==> flow/design.v <==
`timescale 1ps/1ps
module geofence ( clk,reset,X,Y,valid,is_inside);
  input clk;
  input reset;
  input [9:0] X;
  input [9:0] Y;
  output reg valid;
  output reg is_inside;
  reg me;
  reg  signed [11:0] ma,mb;
  wire signed [23:0] mo; 
  wire mv;
  multi_div #(
    .SIZE_A(12),
    .SIZE_B(12),
    .SIGNED(1),
    .STEP_SIZE(1) 
  ) multi_u1(
    .clk(clk),.reset(reset),
    .en(me),
    .select(1'b0),
    .a(ma),
    .b(mb),
    .P(mo),
    .div_zero(),
    .Valid(mv),
    .Busy()
  );
  reg [2:0] state;
  reg [2:0] state_counter_0,state_counter_1;
  reg [2:0] state_step;
  reg [9:0] check_point [1:0];
  reg [9:0] geofence_point [5:0][1:0];
  reg       check_signed;
  reg signed [26:0] DATA_REG;
  parameter READ_DATA     = 0;
  parameter SORT_POINT    = 1;
  parameter CHECK_IN_SIDE = 2;
  parameter DATA_OUT      = 3;
  integer i;
  always @(posedge clk or posedge reset) begin
    if (reset) begin
      state <= READ_DATA;
      state_step <= 0;
      state_counter_0 <= 0;
      state_counter_1 <= 0;
      me <= 0;
      is_inside <= 1;
    end else begin
      case (state)
        READ_DATA:begin
          if(state_counter_0==0)begin
            check_point[0] <= X;
            check_point[1] <= Y;
            state_counter_0 <= state_counter_0 + 1;
          end
          else begin
            if(state_counter_0 == 6)begin
              state <= SORT_POINT;
              state_counter_0 <= 1;
              state_counter_1 <= 2;
              me <= 0;
            end
            else state_counter_0 <= state_counter_0 + 1;
            geofence_point[state_counter_0-1][0] <= X;
            geofence_point[state_counter_0-1][1] <= Y;
          end 
        end
        SORT_POINT:begin
          case(state_step)
            0:begin
              ma <= (geofence_point[state_counter_0][0] - geofence_point[0][0]) ;  
              mb <= (geofence_point[state_counter_1][1] - geofence_point[0][1]) ;  
              me <= 1;
              state_step <= state_step + 1;
            end
            1:begin
              me <= 0;
              if(mv)begin
                me <= 1;
                DATA_REG <= mo; 
                state_step <= state_step + 1;
                ma <= (geofence_point[state_counter_0][1] - geofence_point[0][1]) ;  
                mb <= (geofence_point[state_counter_1][0] - geofence_point[0][0]) ;  
              end
            end
            2:begin
              me <= 0;
              if(mv)begin
                DATA_REG <= $signed($signed(DATA_REG)-$signed(mo));
                state_step <= state_step + 1;
              end
            end
            3:begin
                if( $signed(DATA_REG) <= 0 )begin
                  geofence_point[state_counter_0][0] <= geofence_point[state_counter_1][0]; 
                  geofence_point[state_counter_0][1] <= geofence_point[state_counter_1][1]; 
                  geofence_point[state_counter_1][0] <= geofence_point[state_counter_0][0]; 
                  geofence_point[state_counter_1][1] <= geofence_point[state_counter_0][1]; 
                end
              state_step <= state_step + 1;
            end
            4:begin
              if(state_counter_0==4)begin
                state <= CHECK_IN_SIDE;
                state_counter_0 <= 0;
                state_counter_1 <= 0;
              end
              else if(state_counter_1==5)begin
                state_counter_0 <= state_counter_0 + 1;
                state_counter_1 <= state_counter_0 + 2;
              end 
              else begin
                state_counter_1 <= state_counter_1 + 1;
              end
              state_step <= 0;
            end
          endcase
        end
        CHECK_IN_SIDE:begin
          case(state_step)
            0:begin 
              ma <= (geofence_point[state_counter_0][0] - check_point[0] );
              mb <= (geofence_point[ ((state_counter_0+1)==6 ? 0:(state_counter_0+1)) ][1] - geofence_point[state_counter_0][1] );
              me <= 1;
              state_step <= state_step + 1;
            end
            1:begin
              me <= 0;
              if(mv)begin
                DATA_REG <= mo;
                state_step <= state_step + 1;
              end
            end
            2:begin
              ma <= (geofence_point[state_counter_0][1] - check_point[1] );
              mb <= (geofence_point[ ((state_counter_0+1)==6 ? 0:(state_counter_0+1)) ][0] - geofence_point[state_counter_0][0]);
              me <= 1;
              state_step <= state_step + 1;
            end
            3:begin
              me <= 0;
              if(mv)begin
                if(state_counter_0==0) begin
                  check_signed <= (($signed(DATA_REG)-$signed(mo))>0)? 1:0;
                  state_counter_0 <= state_counter_0 + 1;
                end
                else begin
                  if(check_signed != ((($signed(DATA_REG)-$signed(mo))>0)? 1:0) )begin
                    is_inside <= 0;
                    state <= DATA_OUT;
                  end else if(state_counter_0==5)begin
                    state <= DATA_OUT;
                  end else begin
                    state_counter_0 <= state_counter_0 + 1;
                  end
                end
                state_step <= 0;
              end
            end
          endcase
        end
        default begin
          state <= READ_DATA;
          state_step <= 0;
          state_counter_0 <= 0;
          state_counter_1 <= 0;
          me <= 0;
          is_inside <= 1;
        end
      endcase
    end
  end
  always@(*)begin
    valid <= (state == DATA_OUT) ? 1'b1:1'b0;
  end
endmodule
module multi_div
#(
  parameter SIZE_A = 128,
  parameter SIZE_B = 64,
  parameter SIGNED = 0,
  parameter STEP_SIZE = 1 
)(
  input wire clk,reset,
  input wire en,
  input wire select,
  input wire [SIZE_A-1:0] a,
  input wire [SIZE_B-1:0] b,
  output reg [SIZE_A+SIZE_B-1:0] P,
  output reg div_zero,
  output reg Valid,
  output reg Busy
);
  parameter READ_IN       = 0,
            CALCULATE     = 1,
            PREPARE_DATA  = 2,
            DATA_OUT      = 3;
  reg [1:0] state;
  reg [9:0] state_counter;
  reg neg_signed;
  reg [SIZE_A-1:0] data_b;
  reg [SIZE_A+SIZE_B:0] r;   
  always@(*)begin
    Valid <= (state == DATA_OUT) ? 1'b1:1'b0;
    Busy  <= (state == CALCULATE || state == PREPARE_DATA) ? 1'b1:1'b0;
  end
  always@(posedge clk or posedge reset)begin
    if(reset)begin
      state <= READ_IN;
      state_counter <= 0;
    end else begin
      case(state)
        READ_IN   :begin
          if(en)begin
            if(select && b==0)begin
              state <= DATA_OUT;
              div_zero <= 1;
            end else begin
              state <= CALCULATE;
              div_zero <= 0;
            end 
            state_counter <= 0;
          end  
        end
        CALCULATE :begin
          if(state_counter == (SIZE_A/STEP_SIZE)-1)begin
            state <= PREPARE_DATA;
            state_counter <= 0;
          end
          else begin
            state_counter <= state_counter + 1;
          end
        end
        PREPARE_DATA:begin
          state <= DATA_OUT;
          state_counter <= 0;
        end
        DATA_OUT  :begin
          state <= READ_IN;
          state_counter <= 0;
        end
        default begin
          state <= READ_IN;
          state_counter <= 0;
        end
      endcase
    end
  end
  reg [SIZE_A-1:0] na;
  reg [SIZE_B-1:0] nb;
  reg in_select;
  integer i;
  always@(posedge clk or posedge reset)begin
    if(reset)begin
      r = 0;
      data_b = 0;
			P = 0;
      neg_signed = 0;
    end else begin
      case(state)
        READ_IN   :begin
          if(en)begin
            if(SIGNED)begin
              neg_signed = a[SIZE_A-1] ^ b[SIZE_B-1];
              na = a[SIZE_A-1] ? -a:a;
              nb = b[SIZE_B-1] ? -b:b;
            end
            else begin
              na = a;
              nb = b;
            end
            r = {na,1'b0,{SIZE_B{1'b0}}};
            data_b = nb;
            in_select = select;
          end  
        end
        CALCULATE :begin
          for(i=0;i<STEP_SIZE;i=i+1)begin 
          	r = r[SIZE_A+SIZE_B] ? ((r<<1)+data_b) : (r<<1);
          end
        end
        PREPARE_DATA:begin
          P = r[SIZE_A+SIZE_B-1:0];
          if(neg_signed)begin
            P = -P;
          end
        end
      endcase
    end
  end
endmodule
--- tool output ---
From RTL to reports: geofence

Tool output for the design above before and after an edit, in the order of the flow.
"unedited" refers to lines of the RTL above, "edited" to lines of the edited file.
"difference" is "edited" less "unedited", of the values as shown; "rel. change" is that difference over "unedited", in percent.
Operators carry their Yosys type and port widths (W data, S select, Z words).
Cell names lack the library's common part.
A cell with -- has no value.

Top module: geofence
Clock: clk
Cell library: sky130hd
Corner: tt_025C_1v80

Diff

Unified diff, file above to edited file.
A script made this edit. It was not meant as an optimisation and need not keep what the design does.

```diff
@@ -13,5 +13,5 @@
   multi_div #(
     .SIZE_A(12),
-    .SIZE_B(12),
+    .SIZE_B(15),
     .SIGNED(1),
     .STEP_SIZE(1) 
```

Elaborated design

Yosys after proc, flatten, opt, wreduce and memory -nomap, before mapping. Print and check cells are not counted.

Bit counts:

| what                       | unedited | edited | difference | rel. change (%) |
| bits in registers          | 280      | 283    | +3         | +1.07 |
| input port bits            | 22       | 22     | 0          | 0.00 |
| output and inout port bits | 2        | 2      | 0          | 0.00 |

Cells by class:

| what                             | unedited | edited | difference | rel. change (%) |
| add/subtract/negate cells        | 28       | 28     | 0          | 0.00 |
| magnitude comparators            | 2        | 2      | 0          | 0.00 |
| equality and inequality tests    | 132      | 132    | 0          | 0.00 |
| muxes and demuxes                | 201      | 201    | 0          | 0.00 |
| bitwise operators                | 5        | 5      | 0          | 0.00 |
| reductions and logical operators | 49       | 49     | 0          | 0.00 |

Operators with widths:

| operator             | unedited | edited | difference | rel. change (%) |
| $mux W25             | 2        | 0      | -2         | -100.00 |
| $mux W28             | 0        | 2      | +2         | -- |
| $add A25 B12 Y25     | 1        | 0      | -1         | -100.00 |
| $pmux W25 S2         | 1        | 0      | -1         | -100.00 |
| $add A28 B12 Y28     | 0        | 1      | +1         | -- |
| $pmux W28 S2         | 0        | 1      | +1         | -- |
| $mux W10             | 113      | 113    | 0          | 0.00 |
| $mux W3              | 27       | 27     | 0          | 0.00 |
| $ne A3 B3 Y1 const B | 20       | 20     | 0          | 0.00 |
| $eq A4 B3 Y1 const B | 17       | 17     | 0          | 0.00 |
| $ne A2 B2 Y1 const B | 17       | 17     | 0          | 0.00 |
| $eq A4 B4 Y1 const B | 16       | 16     | 0          | 0.00 |
| $eq A3 B3 Y1 const B | 13       | 13     | 0          | 0.00 |
| $eq A3 B2 Y1 const B | 12       | 12     | 0          | 0.00 |
| $pmux W10 S2         | 12       | 12     | 0          | 0.00 |
| $reduce_and A7 Y1    | 12       | 12     | 0          | 0.00 |
| $mux W1              | 10       | 10     | 0          | 0.00 |
| $eq A4 B2 Y1 const B | 8        | 8      | 0          | 0.00 |
| $logic_not A4 Y1     | 8        | 8      | 0          | 0.00 |
| $sub A10 B10 Y11     | 8        | 8      | 0          | 0.00 |
| $ne A5 B5 Y1 const B | 7        | 7      | 0          | 0.00 |
| $eq A3 B1 Y1 const B | 6        | 6      | 0          | 0.00 |
| $pmux W12 S2         | 6        | 6      | 0          | 0.00 |
| $pmux W3 S3          | 6        | 6      | 0          | 0.00 |
| $reduce_or A2 Y1     | 6        | 6      | 0          | 0.00 |
| $eq A4 B1 Y1 const B | 4        | 4      | 0          | 0.00 |
| $mux W12             | 4        | 4      | 0          | 0.00 |
| $not A1 Y1           | 4        | 4      | 0          | 0.00 |

Not every row of either side is listed.

Longest topological paths

Yosys ltp: most cells in a row. Word level: on the elaborated netlist, between registers, memories and ports. Mapped: between sequential cells and ports; inverters and the memories' decode and read muxes count.

Logic depth:

| what                          | unedited | edited | difference | rel. change (%) |
| word-level depth              | 12       | 12     | 0          | 0.00 |
| ABC_AREA                      | 0        | 0      | --         | -- |
| depth in mapped cells         | 28       | 25     | -3         | -10.71 |
| gate-level depth less buffers | 26       | 24     | -2         | -7.69 |

After synthesis

Yosys stat after the flow's synthesis: flattened, memories mapped to cells. It holds for the ABC_AREA given above (unset counts as 0); a run with the other value may have another netlist.

Cell types:

| cell type | unedited | edited | difference | rel. change (%) |
| o211ai_1  | 81       | 14     | -67        | -82.72 |
| nand2_1   | 442      | 377    | -65        | -14.71 |
| o21ai_0   | 238      | 280    | +42        | +17.65 |
| mux2_2    | 43       | 19     | -24        | -55.81 |
| xor2_1    | 55       | 77     | +22        | +40.00 |
| mux2i_1   | 79       | 96     | +17        | +21.52 |
| a221oi_1  | 22       | 37     | +15        | +68.18 |
| a31oi_1   | 11       | 26     | +15        | +136.36 |
| nand3_1   | 54       | 40     | -14        | -25.93 |
| nand2b_1  | 44       | 31     | -13        | -29.55 |
| a22oi_1   | 34       | 47     | +13        | +38.24 |
| buf_2     | 12       | 1      | -11        | -91.67 |
| o221ai_1  | 5        | 15     | +10        | +200.00 |
| nor3_1    | 39       | 30     | -9         | -23.08 |
| a21oi_1   | 207      | 215    | +8         | +3.86 |
| a222oi_1  | 26       | 18     | -8         | -30.77 |
| and3_1    | 12       | 20     | +8         | +66.67 |
| buf_6     | 8        | 0      | -8         | -100.00 |

Not every row of either side is listed.

Mapped netlist:

| what                   | unedited | edited  | difference | rel. change (%) |
| mapped cells           | 2829     | 2785    | -44        | -1.56 |
| mapped area (um^2)     | 23704.0  | 23452.5 | -251.5     | -1.06 |
| sequential area (um^2) | 7986.4   | 8061.5  | +75.1      | +0.94 |
| flip-flop cells        | 281      | 284     | +3         | +1.07 |
| buffers                | 189      | 169     | -20        | -10.58 |

The figures by module come from a second, unflattened synthesis with its own total; it is not the netlist above.

Unflattened totals:

| what                                    | unedited | edited  | difference | rel. change (%) |
| cell total of the unflattened synthesis | 2854     | 2907    | +53        | +1.86 |
| area (unflattened synthesis) (um^2)     | 24006.8  | 24467.2 | +460.4     | +1.92 |

Each row is one instance without its submodules.

Modules, unedited:

| module    | times used | cells | area (um^2) | sequential area (um^2) |
| geofence  | 1          | 2303  | 19204.7     | 6083.3 |
| multi_div | 1          | 551   | 4802.1      | 1933.1 |

Modules, edited:

| module    | times used | cells | area (um^2) | sequential area (um^2) |
| geofence  | 1          | 2303  | 19204.7     | 6083.3 |
| multi_div | 1          | 604   | 5262.5      | 2083.2 |

Timing after synthesis

Path of least setup slack by OpenSTA after synthesis, without wires, with an ideal clock, recovery checks aside; 20% of the period is set as input and as output delay. Where synthesis merged equal registers, the netlist keeps one of their names.

Timing after synthesis:

| what                                | unedited                | edited                  | difference | rel. change (%) |
| kind                                | input port to flip-flop | input port to flip-flop | --         | -- |
| start point                         | in reset                | in reset                | --         | -- |
| end point                           | reg ma[0]               | reg DATA_REG[0]         | --         | -- |
| clock period (ps)                   | 5500                    | 5500                    | 0          | 0.00 |
| input delay (ps)                    | 1100                    | 1100                    | 0          | 0.00 |
| library setup time (ps)             | 522                     | 461                     | -61        | -- |
| time at the first pin (ps)          | 1100                    | 1100                    | 0          | 0.00 |
| arrival time (ps)                   | 6984                    | 5759                    | -1225      | -17.54 |
| setup slack (ps)                    | -2005                   | -721                    | +1284      | -- |
| delay of the path (ps)              | 6406                    | 5120                    | -1286      | -20.07 |
| stages on the path                  | 3                       | 3                       | 0          | 0.00 |
| period reached after synthesis (ps) | 7505                    | 6221                    | -1284      | -17.11 |

"delay of the path" = arrival - input delay + setup time.
"stages on the path" counts driving pins, that of a launching flip-flop among them; a cell with two outputs on the path counts twice.
"period reached after synthesis" is the clock period less the worst setup slack; recovery checks do not enter. This is arithmetic on one report: input and output delays are still those of the set period (20% each).
Between the ends stands the longest chain of elaborated cells between them, by number of cells; it is not shown to be the way that was timed. Of several equally long chains one is given.
Each line given opens the expression or statement behind the cell; cells for indexed reads and writes are added by Yosys, which also makes memories of some case tables.
A register here has more assigning lines than the two given.

On the way, after synthesis, unedited:
Path through: inv_1 -> o21ai_0 -> a2111oi_0
Length of the longest elaborated chain: 2
Elaborated cells between the ends (all ways): 2
RTL lines with such cells: 0
Classes of those cells: logic: 1; reduce/logical: 1

Ends and longest elaborated chain, after synthesis, unedited:

| what              | line | source |
| from (decl)       | 4    | `input reset;` |
| $not A1 Y1        | --   |  |
| $reduce_and A5 Y1 | --   |  |
| to (assign)       | 72   | `ma <= (geofence_point[state_counter_0][0] - geofence_point[0][0]) ;` |
| to (assign)       | 83   | `ma <= (geofence_point[state_counter_0][1] - geofence_point[0][1]) ;` |
| to (decl)         | 10   | `reg  signed [11:0] ma,mb;` |

On the way, after synthesis, edited:
Path through: inv_1 -> o21ai_0 -> a311oi_1
Length of the longest elaborated chain: 2
Elaborated cells between the ends (all ways): 2
RTL lines with such cells: 0
Classes of those cells: logic: 1; reduce/logical: 1

Ends and longest elaborated chain, after synthesis, edited:

| what              | line | source |
| from (decl)       | 4    | `input reset;` |
| $not A1 Y1        | --   |  |
| $reduce_and A5 Y1 | --   |  |
| to (assign)       | 81   | `DATA_REG <= mo;` |
| to (assign)       | 90   | `DATA_REG <= $signed($signed(DATA_REG)-$signed(mo));` |
| to (decl)         | 35   | `reg signed [26:0] DATA_REG;` |

Timing after layout

From the final timing report of each run of pair A: the path of least setup slack in the routed layout; clock arrival at registers is part of the times.
The path's times are printed in steps of 10 ps; the period is the one set.

Timing after layout:

| what                       | unedited               | edited                 | difference | rel. change (%) |
| kind                       | flip-flop to flip-flop | flip-flop to flip-flop | --         | -- |
| start point                | reg state_counter_0[1] | reg state_counter_0[0] | --         | -- |
| end point                  | reg ma[9]              | reg mb[10]             | --         | -- |
| clock period (ps)          | 5500                   | 5500                   | 0          | 0.00 |
| library setup time (ps)    | 270                    | 280                    | +10        | -- |
| time at the first pin (ps) | 560                    | 560                    | 0          | 0.00 |
| arrival time (ps)          | 5440                   | 5470                   | +30        | +0.55 |
| setup slack (ps)           | 340                    | 310                    | -30        | -- |
| stages on the path         | 20                     | 25                     | +5         | +25.00 |

Between the ends stands the longest chain of elaborated cells between them, by number of cells; it is not shown to be the way that was timed. Of several equally long chains one is given.
A register here has more assigning lines than the two given.

On the way, after layout, unedited:
Path through: dfrtp_1 -> inv_1 -> ha_2 -> buf_4 -> buf_4 -> mux2_2 -> a222oi_1 -> nand2_1 -> mux2_2 -> ha_1 -> a21boi_0 -> o21ai_0 -> a21boi_0 -> o21ai_0 -> nand2b_1 -> a21o_1 -> a21oi_1 -> xnor2_1 -> mux2i_1 -> mux2i_1
Length of the longest elaborated chain: 10
Elaborated cells between the ends (all ways): 38
Classes of those cells: add/sub: 6; eq/ne: 16; mux: 14; reduce/logical: 2

Ends and longest elaborated chain, after layout, unedited:

| what             | line | source |
| from (decl)      | 30   | `reg [2:0] state_counter_0,state_counter_1;` |
| from (assign)    | 55   | `state_counter_0 <= state_counter_0 + 1;` |
| from (assign)    | 64   | `else state_counter_0 <= state_counter_0 + 1;` |
| $sub A3 B3 Y3    | 83   | `ma <= (geofence_point[state_counter_0][1] - geofence_point[0][1]) ;` |
| $eq A3 B3 Y1     | 83   |  |
| $pmux W10 S6     | 83   |  |
| $mux W10         | 79   | `if(mv)begin` |
| $mux W10         | 70   | `case(state_step)` |
| $mux W10         | 50   | `case (state)` |
| $sub A10 B10 Y11 | 83   |  |
| $mux W12         | 79   |  |
| $pmux W12 S2     | 70   |  |
| $pmux W12 S2     | 50   |  |
| to (assign)      | 72   | `ma <= (geofence_point[state_counter_0][0] - geofence_point[0][0]) ;` |
| to (assign)      | 83   |  |
| to (decl)        | 10   | `reg  signed [11:0] ma,mb;` |

On the way, after layout, edited:
Path through: dfrtp_1 -> ha_1 -> xnor2_1 -> buf_4 -> or2_2 -> nor2_1 -> a21oi_1 -> and2_1 -> a22oi_1 -> a31oi_1 -> inv_1 -> o21ai_0 -> inv_1 -> fa_1 -> nor2b_1 -> o21ai_0 -> a21boi_0 -> o21ai_0 -> a21boi_0 -> o21a_1 -> o21ai_0 -> nand2b_1 -> a211oi_1 -> a21oi_1 -> a21oi_1
Length of the longest elaborated chain: 12
Elaborated cells between the ends (all ways): 59
Classes of those cells: add/sub: 7; eq/ne: 33; mux: 15; reduce/logical: 4

Ends and longest elaborated chain, after layout, edited:

| what             | line | source |
| from (decl)      | 30   | `reg [2:0] state_counter_0,state_counter_1;` |
| from (assign)    | 55   | `state_counter_0 <= state_counter_0 + 1;` |
| from (assign)    | 64   | `else state_counter_0 <= state_counter_0 + 1;` |
| $add A3 B1 Y4    | 137  | `mb <= (geofence_point[ ((state_counter_0+1)==6 ? 0:(state_counter_0+1)) ][0] - geofence_point[state_counter_0] ...` |
| $eq A4 B3 Y1     | 137  |  |
| $mux W3          | 137  |  |
| $sub A3 B3 Y3    | 137  |  |
| $add A4 B1 Y4    | 137  |  |
| $eq A4 B4 Y1     | 137  |  |
| $pmux W10 S12    | 137  |  |
| $mux W10         | 121  | `case(state_step)` |
| $mux W10         | 50   | `case (state)` |
| $sub A10 B10 Y11 | 137  |  |
| $pmux W12 S2     | 121  |  |
| $pmux W12 S2     | 50   |  |
| to (assign)      | 73   | `mb <= (geofence_point[state_counter_1][1] - geofence_point[0][1]) ;` |
| to (assign)      | 84   | `mb <= (geofence_point[state_counter_1][0] - geofence_point[0][0]) ;` |
| to (decl)        | 10   | `reg  signed [11:0] ma,mb;` |

Layout results

Both versions went through the flow (Yosys, OpenROAD) with the same settings in each pair. Constraints: input delay and output delay 20% of the set period each, output load 0.01 pF.

Flow settings, pair A:
period_ns: 5.5
CAP_MARGIN: 20
CORE_MARGIN: 2
CORE_UTILIZATION: 40
SLEW_MARGIN: 20

Results, pair A:

| what                                          | unedited | edited  | difference | rel. change (%) |
| Yosys chip area after synthesis (um^2)        | 23704.0  | 23452.5 | -251.5     | -1.06 |
| total die area (um^2)                         | 61224.1  | 60584.9 | -639.2     | -1.04 |
| standard-cell area of the final layout (um^2) | 26215.1  | 26228.9 | +13.8      | +0.05 |
| post-route utilization (%)                    | 44.6     | 45.4    | +0.8       | -- |
| setup slack of the worst path (ps)            | 337      | 311     | -26        | -- |
| post-route setup TNS (ps)                     | 0        | 0       | 0          | -- |
| total power of the final layout (uW)          | 4924     | 5040    | +116       | +2.36 |
| clock period achieved (ps)                    | 5163     | 5189    | +26        | +0.50 |

Flow settings, pair B:
CAP_MARGIN: 40
CELL_PAD_IN_SITES_DETAIL_PLACEMENT: 2
CELL_PAD_IN_SITES_GLOBAL_PLACEMENT: 0
CORE_UTILIZATION: 34
CTS_CLUSTER_DIAMETER: 307
CTS_CLUSTER_SIZE: 90
PLACE_DENSITY_LB_ADDON: 0.14
SLEW_MARGIN: 25
period_ns: 7.2
CORE_MARGIN: 2

Results, pair B:

| what                                          | unedited | edited  | difference | rel. change (%) |
| Yosys chip area after synthesis (um^2)        | 23704.0  | 23452.5 | -251.5     | -1.06 |
| total die area (um^2)                         | 71845.4  | 71094.2 | -751.2     | -1.05 |
| standard-cell area of the final layout (um^2) | 25403.1  | 25358.1 | -45.0      | -0.18 |
| post-route utilization (%)                    | 36.9     | 37.0    | +0.1       | -- |
| setup slack of the worst path (ps)            | 1154     | 1066    | -88        | -- |
| post-route setup TNS (ps)                     | 0        | 0       | 0          | -- |
| total power of the final layout (uW)          | 2537     | 2594    | +57        | +2.25 |
| clock period achieved (ps)                    | 6046     | 6134    | +88        | +1.46 |

"clock period achieved" means the clock period less the worst setup slack. The figure is calculated, with input and output delays left at 20% of the set period.
"total power of the final layout" is the tool's figure for a default switching activity; nothing was simulated.
--- end ---
